==> flow/design.v <==
module control_unit(
    input wire [7:0] instr,          
    input wire [2:0] state,          
    input wire zf,                   
    input wire reset,                
    output reg [2:0] next_state,     
    output reg pc_we,                
    output reg pc_sel,               
    output reg pc_jmp_sel,           
    output reg [3:0] pc_offset,      
    output reg addr_sel,             
    output reg [3:0] addr_offset,    
    output reg mem_sel,              
    output reg mem_we,               
    output reg [2:0] alu_opcode,     
    output reg alu_sel_a,            
    output reg alu_sel_b,            
    output reg alu_we,               
    output reg zf_we,                
    output reg ir_we,                
    output reg a_sel,                
    output reg a_we,                 
    output reg b_sel,                
    output reg b_we,                 
    output reg halt                  
);
    localparam ADD    = 3'b000;
    localparam AND    = 3'b001;
    localparam NOT    = 3'b010;
    localparam LOAD   = 3'b011;
    localparam STORE  = 3'b100;
    localparam JUMP   = 3'b101;
    localparam JUMPz  = 3'b110;
    localparam HALT   = 3'b111;
    localparam FETCH      = 3'b000; 
    localparam DECODE     = 3'b001;
    localparam EXECUTE    = 3'b010;
    localparam MEMORY     = 3'b011;
    localparam WRITEBACK  = 3'b100;
    localparam HALT_STATE = 3'b101;
    localparam IDLE       = 3'b110;
    always @(*) begin
        pc_we = 0;               
        pc_sel = 0;              
        pc_jmp_sel = 0;          
        pc_offset = 4'b0000;     
        addr_sel = 0;            
        addr_offset = 4'b0000;   
        mem_sel = 0;             
        mem_we = 0;              
        alu_opcode = 3'b000;     
        alu_sel_a = 0;           
        alu_sel_b = 0;           
        alu_we = 0;              
        zf_we = 0;               
        ir_we = 0;               
        a_sel = 0;               
        a_we = 0;                
        b_sel = 0;               
        b_we = 0;                
        halt = 0;                
        next_state = FETCH;      
        if (reset) begin
            next_state = FETCH;      
        end
        else begin
            case (state)
                FETCH: begin                     
                    next_state = DECODE;         
                    pc_we = 1;                   
                    ir_we = 1;                   
                end
                DECODE: begin    
                    case (instr[7:5])       
                        ADD, AND, NOT, JUMP, JUMPz: begin
                            next_state = EXECUTE;       
                        end
                        LOAD, STORE: begin
                            next_state = MEMORY;
                        end
                        HALT: begin
                            next_state = HALT_STATE;
                        end
                    endcase
                end
                EXECUTE: begin                           
                    case (instr[7:5])
                        ADD, AND: begin
                            alu_opcode = instr[7:5];     
                            alu_sel_a = instr[3];        
                            alu_sel_b = instr[2];        
                            alu_we = 1;                  
                            zf_we = 1;                   
                            next_state = WRITEBACK;
                        end
                        NOT: begin
                            alu_opcode = instr[7:5];     
                            alu_sel_a = instr[3];        
                            alu_we = 1;                  
                            zf_we = 1;                   
                            next_state = WRITEBACK;
                        end
                        JUMP: begin
                            pc_jmp_sel = instr[4];       
                            pc_offset = instr[3:0];      
                            pc_sel = 1;                  
                            pc_we = 1;                   
                            next_state = IDLE;
                        end
                        JUMPz: begin
                            if (zf == 1) begin
                                pc_jmp_sel = instr[4];   
                                pc_offset = instr[3:0];  
                                pc_sel = 1;              
                                pc_we = 1;               
                            end
                            next_state = IDLE;
                        end
                    endcase
                end
                MEMORY: begin                                    
                    case (instr[7:5])
                        LOAD: begin
                            addr_offset = instr[3:0];    
                            addr_sel = 1;                
                            next_state = WRITEBACK;
                        end
                        STORE: begin
                            addr_offset = instr[3:0];    
                            addr_sel = 1;                
                            mem_sel = instr[4];          
                            mem_we = 1;                  
                            next_state = IDLE;
                        end
                    endcase
                end
                WRITEBACK: begin                         
                    case (instr[7:5])
                        ADD, AND, NOT: begin
                            if (instr[4] == 0) begin
                                a_sel = 1;               
                                a_we = 1;                
                            end else begin
                                b_sel = 1;               
                                b_we = 1;                
                            end
                            next_state = FETCH;
                        end
                        LOAD: begin
                            if (instr[4] == 0) begin
                                a_we = 1;            
                            end else begin
                                b_we = 1;            
                            end
                            next_state = FETCH;
                        end
                    endcase
                end 
                HALT_STATE: begin
                    halt = 1;
                    next_state = HALT_STATE;
                end
                IDLE: begin
                    next_state = FETCH;
                end
            endcase
        end
    end
endmodule
module alu(
    input wire [2:0] opcode,         
    input wire [7:0] a,              
    input wire [7:0] b,              
    output reg [7:0] y,              
    output reg zf                    
);
    localparam ADD = 3'b000;         
    localparam AND = 3'b001;         
    localparam NOT = 3'b010;         
always @(*) begin
    zf = 0;
    case (opcode)
        ADD: begin             
            y = a + b;
        end
        AND: begin              
            y = a & b;
        end
        NOT: begin              
            y = ~a;
        end
        default: begin               
            y = 8'b00000000;
        end
    endcase
    if (y == 8'b00000000) begin
        zf = 1;
    end
end
endmodule
module register #(
    parameter WIDTH = 8
)(
    input wire clk,                  
    input wire rst,                  
    input wire we,                   
    input wire [WIDTH-1:0] d,        
    output reg [WIDTH-1:0] q         
);
    always @(posedge clk) begin      
        if (rst) begin
            q <= {WIDTH{1'b0}};      
        end else if (we) begin
            q <= d;                  
        end
    end
endmodule
module mux_2to1 (
    input wire [7:0] in0,    
    input wire [7:0] in1,    
    input wire sel,          
    output wire [7:0] out    
);
    assign out = sel ? in1 : in0;
endmodule
module adder(
    input wire [7:0] a,
    input wire [7:0] b,
    output wire [7:0] sum
);
    assign sum = a + b;
endmodule
module zext(
    input wire [3:0] in,
    output wire [7:0] out
);
assign out = {4'b0000, in};
endmodule
module cpu_8b(
    input wire clk,
    input wire rst,
    output wire halt,
    output wire mem_we,
    output wire [7:0] mem_addr,
    output wire [7:0] mem_wdata,
    input wire [7:0] mem_rdata
);
    wire [7:0] mem_d_i;
    wire [7:0] mem_d_o;
    assign mem_wdata = mem_d_i;
    assign mem_d_o = mem_rdata;
    wire [2:0] alu_opcode;
    wire [7:0] alu_a;
    wire [7:0] alu_b;
    wire a_we;
    wire [7:0] a_reg_i;
    wire [7:0] a_reg_o;
    wire b_we;
    wire [7:0] b_reg_i;
    wire [7:0] b_reg_o;
    wire alu_we;
    wire [7:0] alu_res_next;
    wire [7:0] alu_res;
    wire zf_we;
    wire zf_next;
    wire zf;
    wire ir_we;
    wire [7:0] instr;
    wire [2:0] next_state;
    wire [2:0] state;
    wire pc_we;
    wire [7:0] pc_next;
    wire [7:0] pc;
    wire alu_sel_a;
    wire alu_sel_b;
    wire a_sel;
    wire b_sel;
    wire mem_sel;
    wire [7:0] offset_addr;
    wire addr_sel;
    wire [7:0] addr_offset_zext;
    wire [3:0] addr_offset;
    wire [3:0] pc_offset;
    wire [7:0] pc_offset_zext;
    wire [7:0] inc_pc;
    wire [7:0] new_pc;
    wire pc_sel;
    wire [7:0] jmp_reg_val;
    wire pc_jmp_sel;
    control_unit cpu_control(
        .instr(instr),
        .state(state),
        .zf(zf),
        .reset(rst),
        .next_state(next_state),
        .pc_we(pc_we),
        .pc_sel(pc_sel),
        .pc_jmp_sel(pc_jmp_sel),
        .pc_offset(pc_offset),
        .addr_sel(addr_sel),
        .addr_offset(addr_offset),
        .mem_sel(mem_sel),
        .mem_we(mem_we),
        .alu_opcode(alu_opcode),
        .alu_sel_a(alu_sel_a),
        .alu_sel_b(alu_sel_b),
        .alu_we(alu_we),
        .zf_we(zf_we),
        .ir_we(ir_we),
        .a_sel(a_sel),
        .a_we(a_we),
        .b_sel(b_sel),
        .b_we(b_we),
        .halt(halt)
    );
    alu alu_unit(
        .opcode(alu_opcode),
        .a(alu_a),
        .b(alu_b),
        .y(alu_res_next),
        .zf(zf_next)
    );
    register #(.WIDTH(8)) a_register(
        .clk(clk),
        .rst(rst),
        .we(a_we),
        .d(a_reg_i),
        .q(a_reg_o)
    );
    register #(.WIDTH(8)) b_register(
        .clk(clk),
        .rst(rst),
        .we(b_we),
        .d(b_reg_i),
        .q(b_reg_o)
    );
    register #(.WIDTH(8)) alu_register(
        .clk(clk),
        .rst(rst),
        .we(alu_we),
        .d(alu_res_next),
        .q(alu_res)
    );
    register #(.WIDTH(1)) zf_register(
        .clk(clk),
        .rst(rst),
        .we(zf_we),
        .d(zf_next),
        .q(zf)
    );
    register #(.WIDTH(8)) instruction_register(
        .clk(clk),
        .rst(rst),
        .we(ir_we),
        .d(mem_d_o),
        .q(instr)
    );
    register #(.WIDTH(3)) state_register(
        .clk(clk),
        .rst(rst),
        .we(1'b1),
        .d(next_state),
        .q(state)
    );
    register #(.WIDTH(8)) program_counter(
        .clk(clk),
        .rst(rst),
        .we(pc_we),
        .d(pc_next),
        .q(pc)
    );
    mux_2to1 alu_a_mux(
        .in0(a_reg_o),
        .in1(b_reg_o),
        .sel(alu_sel_a),
        .out(alu_a)
    );
    mux_2to1 alu_b_mux(
        .in0(a_reg_o),
        .in1(b_reg_o),
        .sel(alu_sel_b),
        .out(alu_b)
    );
    mux_2to1 a_register_mux(
        .in0(mem_d_o),
        .in1(alu_res),
        .sel(a_sel),
        .out(a_reg_i)
    );
    mux_2to1 b_register_mux(
        .in0(mem_d_o),
        .in1(alu_res),
        .sel(b_sel),
        .out(b_reg_i)
    );
    mux_2to1 mem_data_mux(
        .in0(a_reg_o),
        .in1(b_reg_o),
        .sel(mem_sel),
        .out(mem_d_i)
    );
    mux_2to1 mem_addr_mux(
        .in0(pc),
        .in1(offset_addr),
        .sel(addr_sel),
        .out(mem_addr)
    );
    adder addr_adder(
        .a(addr_offset_zext),
        .b(pc),
        .sum(offset_addr)
    );
    zext addr_zext(
        .in(addr_offset),
        .out(addr_offset_zext)
    );
    zext pc_zext(
        .in(pc_offset),
        .out(pc_offset_zext)
    );
    mux_2to1 pc_mux(
        .in0(inc_pc),
        .in1(new_pc),
        .sel(pc_sel),
        .out(pc_next)
    );
    adder inc_pc_adder(
        .a(pc),
        .b(8'b00000001),
        .sum(inc_pc)
    );
    adder new_pc_adder(
        .a(pc_offset_zext),
        .b(jmp_reg_val),
        .sum(new_pc)
    );
    mux_2to1 jump_mux(
        .in0(a_reg_o),
        .in1(b_reg_o),
        .sel(pc_jmp_sel),
        .out(jmp_reg_val)
    );
endmodule
Reports on cpu_8b
Module cpu_8b before and after one edit of its RTL, step after step.
"before" refers to lines of the RTL above, "after" to lines of the edited file.
"delta": "after" minus "before" as printed here.
Library cell names are shortened.
{"block": "design", "top_module": "cpu_8b", "clock_port": "clk", "library": "sky130hd", "corner": "tt_025C_1v80"}

Diff
The edit as a unified diff against the file above.
This change comes from a script, not from a designer. The edited design behaves differently; no optimisation was intended.
begin of diff
@@ -249,5 +249,7 @@
     wire [7:0] mem_d_o;
     assign mem_wdata = mem_d_i;
-    assign mem_d_o = mem_rdata;
+    reg [7:0] mem_d_o_dly;
+    always @(posedge clk) mem_d_o_dly <= mem_rdata;
+    assign mem_d_o = mem_d_o_dly;
     wire [2:0] alu_opcode;
     wire [7:0] alu_a;
end of diff

Elaborated design
Counts by Yosys on the flattened word-level netlist (proc, flatten, opt, wreduce; memories kept). Print and check cells are left out. Cells with the same type and inputs are merged into one.
Yosys's memory passes give these memory sizes; they may raise the number of words (mostly to a power of two), join words into wider ones and drop unused or constant bits.
{"block": "op_classes", "item": "add_sub_neg", "before": 4, "after": 4, "delta": 0}
{"block": "op_classes", "item": "equal", "before": 13, "after": 13, "delta": 0}
{"block": "op_classes", "item": "n_mux", "before": 71, "after": 71, "delta": 0}
{"block": "op_classes", "item": "n_logic", "before": 2, "after": 2, "delta": 0}
{"block": "op_classes", "item": "reduce_and_logical", "before": 9, "after": 9, "delta": 0}
Unchanged operator kinds not shown: 22.
{"block": "bits", "item": "ff_bits", "before": 44, "after": 52, "delta": 8}
{"block": "bits", "item": "romBits", "before": 24, "after": 24, "delta": 0}
{"block": "bits", "item": "clocked_rd_ports_x_width", "before": 3, "after": 3, "delta": 0}
{"block": "bits", "item": "memories", "before": 1, "after": 1, "delta": 0}
{"block": "bits", "item": "in_bits", "before": 10, "after": 10, "delta": 0}
{"block": "bits", "item": "word_cells", "before": 107, "after": 108, "delta": 1}
{"block": "mem_list", "item": "memory_list", "before": "8x3 r1 w0", "after": "8x3 r1 w0"}

Depth
Longest topological path by Yosys (ltp), each cell counted once; first at word level (registers and memories cut), then after technology mapping (sequential cells cut; the memories' decode and read muxes count).
{"block": "depth", "item": "depth_word", "before": 10, "after": 10, "delta": 0}
{"block": "depth", "item": "abc_area", "before": "0", "after": "0"}
{"block": "depth", "item": "ltp_mapped", "before": 16, "after": 16, "delta": 0}

After synthesis
The flow's flattened synthesis, as Yosys stat reports it; memories are mapped. The netlist is that of the ABC_AREA named above (0 if unset); the other value can give another one.
{"block": "by_type", "cell_type": "nor2_1", "before": 61, "after": 42, "delta": -19}
{"block": "by_type", "cell_type": "nand2_1", "before": 55, "after": 39, "delta": -16}
{"block": "by_type", "cell_type": "dfxtp_1", "before": 47, "after": 55, "delta": 8}
{"block": "by_type", "cell_type": "mux2_2", "before": 24, "after": 32, "delta": 8}
{"block": "by_type", "cell_type": "o21ai_0", "before": 20, "after": 13, "delta": -7}
{"block": "by_type", "cell_type": "o22ai_1", "before": 5, "after": 0, "delta": -5}
{"block": "by_type", "cell_type": "a31oi_1", "before": 0, "after": 5, "delta": 5}
{"block": "by_type", "cell_type": "a22oi_1", "before": 1, "after": 5, "delta": 4}
{"block": "by_type", "cell_type": "nand3b_1", "before": 1, "after": 5, "delta": 4}
{"block": "by_type", "cell_type": "inv_1", "before": 21, "after": 18, "delta": -3}
{"block": "by_type", "cell_type": "xnor2_1", "before": 12, "after": 15, "delta": 3}
{"block": "by_type", "cell_type": "nand2b_1", "before": 5, "after": 2, "delta": -3}
{"block": "by_type", "cell_type": "o32ai_1", "before": 3, "after": 0, "delta": -3}
{"block": "by_type", "cell_type": "buf_4", "before": 1, "after": 4, "delta": 3}
{"block": "by_type", "cell_type": "o211ai_1", "before": 0, "after": 3, "delta": 3}
{"block": "by_type", "cell_type": "a21oi_1", "before": 27, "after": 25, "delta": -2}
{"block": "by_type", "cell_type": "nand3_1", "before": 14, "after": 12, "delta": -2}
{"block": "by_type", "cell_type": "clkbuf_1", "before": 13, "after": 15, "delta": 2}
Unchanged cell types not shown: 11.
The list need not be complete.
{"block": "mapped", "item": "mapped_cells", "before": 462, "after": 434, "delta": -28}
{"block": "mapped", "item": "area_um2", "before": 3653.5, "after": 3709.8, "delta": 56.3}
{"block": "mapped", "item": "sequential_area_um2", "before": 940.9, "after": 1101.1, "delta": 160.2}
{"block": "mapped", "item": "ffs", "before": 47, "after": 55, "delta": 8}
{"block": "mapped", "item": "buf_cells", "before": 23, "after": 26, "delta": 3}
The figures by module come from a second, unflattened synthesis with its own total; it is not the netlist above.
{"block": "hier_totals", "item": "cells_unflattened", "before": 505, "after": 513, "delta": 8}
{"block": "hier_totals", "item": "area_unflattened_um2", "before": 4724.5, "after": 4884.7, "delta": 160.2}
Each row is one instance without its submodules.
{"block": "by_module_before", "mod": "register (WIDTH=8)", "n_inst": 5, "n_cells": 26, "area_um2": 285.3, "mod_seq_area_um2": 160.2}
{"block": "by_module_before", "mod": "mux_2to1", "n_inst": 8, "n_cells": 9, "area_um2": 131.4, "mod_seq_area_um2": 0.0}
{"block": "by_module_before", "mod": "adder", "n_inst": 3, "n_cells": 42, "area_um2": 331.6, "mod_seq_area_um2": 0.0}
{"block": "by_module_before", "mod": "alu", "n_inst": 1, "n_cells": 77, "area_um2": 559.3, "mod_seq_area_um2": 0.0}
{"block": "by_module_before", "mod": "control_unit", "n_inst": 1, "n_cells": 68, "area_um2": 422.9, "mod_seq_area_um2": 0.0}
{"block": "by_module_before", "mod": "zext", "n_inst": 2, "n_cells": 9, "area_um2": 63.8, "mod_seq_area_um2": 0.0}
{"block": "by_module_before", "mod": "register (WIDTH=3)", "n_inst": 1, "n_cells": 9, "area_um2": 101.3, "mod_seq_area_um2": 60.1}
{"block": "by_module_before", "mod": "register (WIDTH=1)", "n_inst": 1, "n_cells": 3, "area_um2": 33.8, "mod_seq_area_um2": 20.0}
{"block": "by_module_before", "mod": "cpu_8b", "n_inst": 1, "n_cells": 2, "area_um2": 7.5, "mod_seq_area_um2": 0.0}
{"block": "by_module_after", "mod": "register (WIDTH=8)", "n_inst": 5, "n_cells": 26, "area_um2": 285.3, "mod_seq_area_um2": 160.2}
{"block": "by_module_after", "mod": "mux_2to1", "n_inst": 8, "n_cells": 9, "area_um2": 131.4, "mod_seq_area_um2": 0.0}
{"block": "by_module_after", "mod": "adder", "n_inst": 3, "n_cells": 42, "area_um2": 331.6, "mod_seq_area_um2": 0.0}
{"block": "by_module_after", "mod": "alu", "n_inst": 1, "n_cells": 77, "area_um2": 559.3, "mod_seq_area_um2": 0.0}
{"block": "by_module_after", "mod": "control_unit", "n_inst": 1, "n_cells": 68, "area_um2": 422.9, "mod_seq_area_um2": 0.0}
{"block": "by_module_after", "mod": "cpu_8b", "n_inst": 1, "n_cells": 10, "area_um2": 167.7, "mod_seq_area_um2": 160.2}
{"block": "by_module_after", "mod": "zext", "n_inst": 2, "n_cells": 9, "area_um2": 63.8, "mod_seq_area_um2": 0.0}
{"block": "by_module_after", "mod": "register (WIDTH=3)", "n_inst": 1, "n_cells": 9, "area_um2": 101.3, "mod_seq_area_um2": 60.1}
{"block": "by_module_after", "mod": "register (WIDTH=1)", "n_inst": 1, "n_cells": 3, "area_um2": 33.8, "mod_seq_area_um2": 20.0}

Timing after synthesis
Path of least setup slack by OpenSTA after synthesis, without wires, with an ideal clock, recovery checks aside; 20% of the period is set as input and as output delay. Where synthesis merged equal registers, the netlist keeps one of their names.
{"block": "synth_timing", "item": "path_kind", "before": "input -> register", "after": "input -> output"}
{"block": "synth_timing", "item": "startpoint", "before": "input rst", "after": "input rst"}
{"block": "synth_timing", "item": "endpoint", "before": "register zf_register.q", "after": "output mem_addr[6]"}
{"block": "synth_timing", "item": "period_ns", "before": 5.0, "after": 5.0, "delta": 0.0}
{"block": "synth_timing", "item": "output_delay_ns", "after": 1.000}
{"block": "synth_timing", "item": "setup_time_ns", "before": 0.084}
{"block": "synth_timing", "item": "launch_ns", "before": 1.000, "after": 1.000, "delta": 0.000}
{"block": "synth_timing", "item": "arrival_time_ns", "before": 4.274, "after": 2.870, "delta": -1.404}
{"block": "synth_timing", "item": "t_required_ns", "before": 4.916, "after": 4.000, "delta": -0.916}
{"block": "synth_timing", "item": "setup_slack_ns", "before": 0.641, "after": 1.130, "delta": 0.489}
{"block": "synth_timing", "item": "delay_ns", "before": 3.358, "after": 1.870, "delta": -1.488}
{"block": "synth_timing", "item": "stages", "before": 15, "after": 11, "delta": -4}
{"block": "synth_timing", "item": "synth_period_reached_ns", "before": 4.359, "after": 3.87, "delta": -0.489}
"delay_ns" = arrival - input delay + setup time.
At an output port there is no setup time.
"stages" counts driving pins, that of a launching flip-flop among them; a cell with two outputs on the path counts twice.
"synth_period_reached_ns" is the clock period less the worst setup slack; recovery checks do not enter. This is arithmetic on one report: input and output delays are still those of the set period (20% each).
The rows between start and end are the longest chain of elaborated cells between them; the timing report does not say that the signal goes this way. Where chains are equally long, one stands for them.
Each line given opens the expression or statement behind the cell; cells for indexed reads and writes are added by Yosys, which also makes memories of some case tables.
{"block": "synth_via_before", "path_cell_list": "or3_1 -> buf_4 -> nor2_8 -> nand3_1 -> mux2_2 -> ha_1 -> inv_1 -> fa_1 -> nand2b_1 -> a21o_1 -> nand2_1 -> o21ai_0 -> or4b_1 -> or4_1 -> o31ai_2", "elab_chain_cells": 6, "cells_between": 15, "cone_lines": 7}
{"block": "synth_rtl_before", "item": "start: declaration", "line": 241, "text": "input wire rst,"}
{"block": "synth_rtl_before", "item": "1-bit two-way mux", "line": 63, "text": "if (reset) begin"}
{"block": "synth_rtl_before", "item": "8-bit two-way mux", "line": 224, "text": "assign out = sel ? in1 : in0;"}
{"block": "synth_rtl_before", "item": "8-bit adder", "line": 184, "text": "y = a + b;"}
{"block": "synth_rtl_before", "item": "8-bit case mux with 3-bit select", "line": 182, "text": "case (opcode)"}
{"block": "synth_rtl_before", "item": "8-bit zero test", "line": 196, "text": "if (y == 8'b00000000) begin"}
{"block": "synth_rtl_before", "item": "1-bit two-way mux", "line": 196}
{"block": "synth_rtl_before", "item": "end: assignment", "line": 212, "text": "q <= {WIDTH{1'b0}};"}
{"block": "synth_rtl_before", "item": "end: assignment", "line": 214, "text": "q <= d;"}
{"block": "synth_rtl_before", "item": "end: declaration", "line": 208, "text": "output reg [WIDTH-1:0] q"}
{"block": "synth_via_after", "path_cell_list": "nor3b_1 -> buf_2 -> and2_1 -> ha_1 -> inv_1 -> fa_1 -> nor2b_1 -> o21a_1 -> o21a_1 -> nand3_1 -> xnor2_1", "elab_chain_cells": 3, "cells_between": 4, "cone_lines": 3}
{"block": "synth_rtl_after", "item": "start: declaration", "line": 241, "text": "input wire rst,"}
{"block": "synth_rtl_after", "item": "4-bit two-way mux", "line": 63, "text": "if (reset) begin"}
{"block": "synth_rtl_after", "item": "4-bit by 8-bit adder with 8-bit output", "line": 231, "text": "assign sum = a + b;"}
{"block": "synth_rtl_after", "item": "8-bit two-way mux", "line": 224, "text": "assign out = sel ? in1 : in0;"}
{"block": "synth_rtl_after", "item": "end: declaration", "line": 244, "text": "output wire [7:0] mem_addr,"}

Timing after layout
From the final timing report of each run of set A: the path of least setup slack in the routed layout; clock arrival at registers is part of the times.
{"block": "layout_timing", "item": "path_kind", "before": "input -> output", "after": "input -> output"}
{"block": "layout_timing", "item": "startpoint", "before": "input rst", "after": "input rst"}
{"block": "layout_timing", "item": "endpoint", "before": "output mem_addr[5]", "after": "output mem_addr[5]"}
{"block": "layout_timing", "item": "period_ns", "before": 4.8, "after": 4.8, "delta": 0.0}
{"block": "layout_timing", "item": "output_delay_ns", "before": 0.96, "after": 0.96, "delta": 0.00}
{"block": "layout_timing", "item": "launch_ns", "before": 0.96, "after": 0.96, "delta": 0.00}
{"block": "layout_timing", "item": "arrival_time_ns", "before": 3.58, "after": 3.65, "delta": 0.07}
{"block": "layout_timing", "item": "t_required_ns", "before": 3.84, "after": 3.84, "delta": 0.00}
{"block": "layout_timing", "item": "setup_slack_ns", "before": 0.26, "after": 0.19, "delta": -0.07}
{"block": "layout_timing", "item": "stages", "before": 14, "after": 12, "delta": -2}
The rows between start and end are the longest chain of elaborated cells between them; the timing report does not say that the signal goes this way. Where chains are equally long, one stands for them.
{"block": "layout_via_before", "path_cell_list": "clkdlybuf4s50_1 -> nor2_2 -> nand2_1 -> nor2b_2 -> buf_4 -> nand2_1 -> inv_1 -> ha_1 -> a21o_1 -> a21oi_2 -> o21ai_0 -> nand3_1 -> xnor2_1 -> clkdlybuf4s50_1", "elab_chain_cells": 3, "cells_between": 4, "cone_lines": 3}
{"block": "layout_rtl_before", "item": "start: declaration", "line": 241, "text": "input wire rst,"}
{"block": "layout_rtl_before", "item": "4-bit two-way mux", "line": 63, "text": "if (reset) begin"}
{"block": "layout_rtl_before", "item": "4-bit by 8-bit adder with 8-bit output", "line": 231, "text": "assign sum = a + b;"}
{"block": "layout_rtl_before", "item": "8-bit two-way mux", "line": 224, "text": "assign out = sel ? in1 : in0;"}
{"block": "layout_rtl_before", "item": "end: declaration", "line": 244, "text": "output wire [7:0] mem_addr,"}
{"block": "layout_via_after", "path_cell_list": "clkdlybuf4s50_1 -> nor3b_2 -> buf_4 -> buf_4 -> and2_1 -> ha_1 -> a21oi_1 -> nor2b_1 -> o211ai_1 -> buf_4 -> xnor2_1 -> clkdlybuf4s50_1", "elab_chain_cells": 3, "cells_between": 4, "cone_lines": 3}
{"block": "layout_rtl_after", "item": "start: declaration", "line": 241, "text": "input wire rst,"}
{"block": "layout_rtl_after", "item": "4-bit two-way mux", "line": 63, "text": "if (reset) begin"}
{"block": "layout_rtl_after", "item": "4-bit by 8-bit adder with 8-bit output", "line": 231, "text": "assign sum = a + b;"}
{"block": "layout_rtl_after", "item": "8-bit two-way mux", "line": 224, "text": "assign out = sel ? in1 : in0;"}
{"block": "layout_rtl_after", "item": "end: declaration", "line": 244, "text": "output wire [7:0] mem_addr,"}

Flow runs
Both versions went through the flow (Yosys, OpenROAD) with the same settings in each pair. Constraints: input delay and output delay 20% of the set period each, output load 0.01 pF.
{"block": "settings_set_A", "CORE_UTILIZATION": 40, "period_ns": 4.8, "CAP_MARGIN": 20, "CORE_MARGIN": 2, "SLEW_MARGIN": 20}
{"block": "measured_set_A", "item": "yosys.chip_area_um2", "before": 3653.5, "after": 3709.8, "delta": 56.3}
{"block": "measured_set_A", "item": "final_die_area_um2", "before": 9914.2, "after": 10061.1, "delta": 146.9}
{"block": "measured_set_A", "item": "final_stdcell_area_um2", "before": 4204.0, "after": 4224.1, "delta": 20.1}
{"block": "measured_set_A", "item": "final_util_pct", "before": 47.7, "after": 46.4, "delta": -1.3}
{"block": "measured_set_A", "item": "fin_ws_ns", "before": 0.262, "after": 0.189, "delta": -0.073}
{"block": "measured_set_A", "item": "tns_setup_ns", "before": 0.000, "after": 0.000, "delta": 0.000}
{"block": "measured_set_A", "item": "hold_worst_slack_ns", "before": 0.469, "after": 0.465, "delta": -0.004}
{"block": "measured_set_A", "item": "fin_power_w", "before": 0.001105, "after": 0.001171, "delta": 0.000066}
{"block": "measured_set_A", "item": "achieved_period_ns", "before": 4.538, "after": 4.611, "delta": 0.073}
"achieved_period_ns": clock period set for the run, less the worst setup slack. It is reckoned from that one timing run; input and output delays stay at 20% of the period that was set.
"fin_power_w" is the tool's figure for a default switching activity; nothing was simulated.
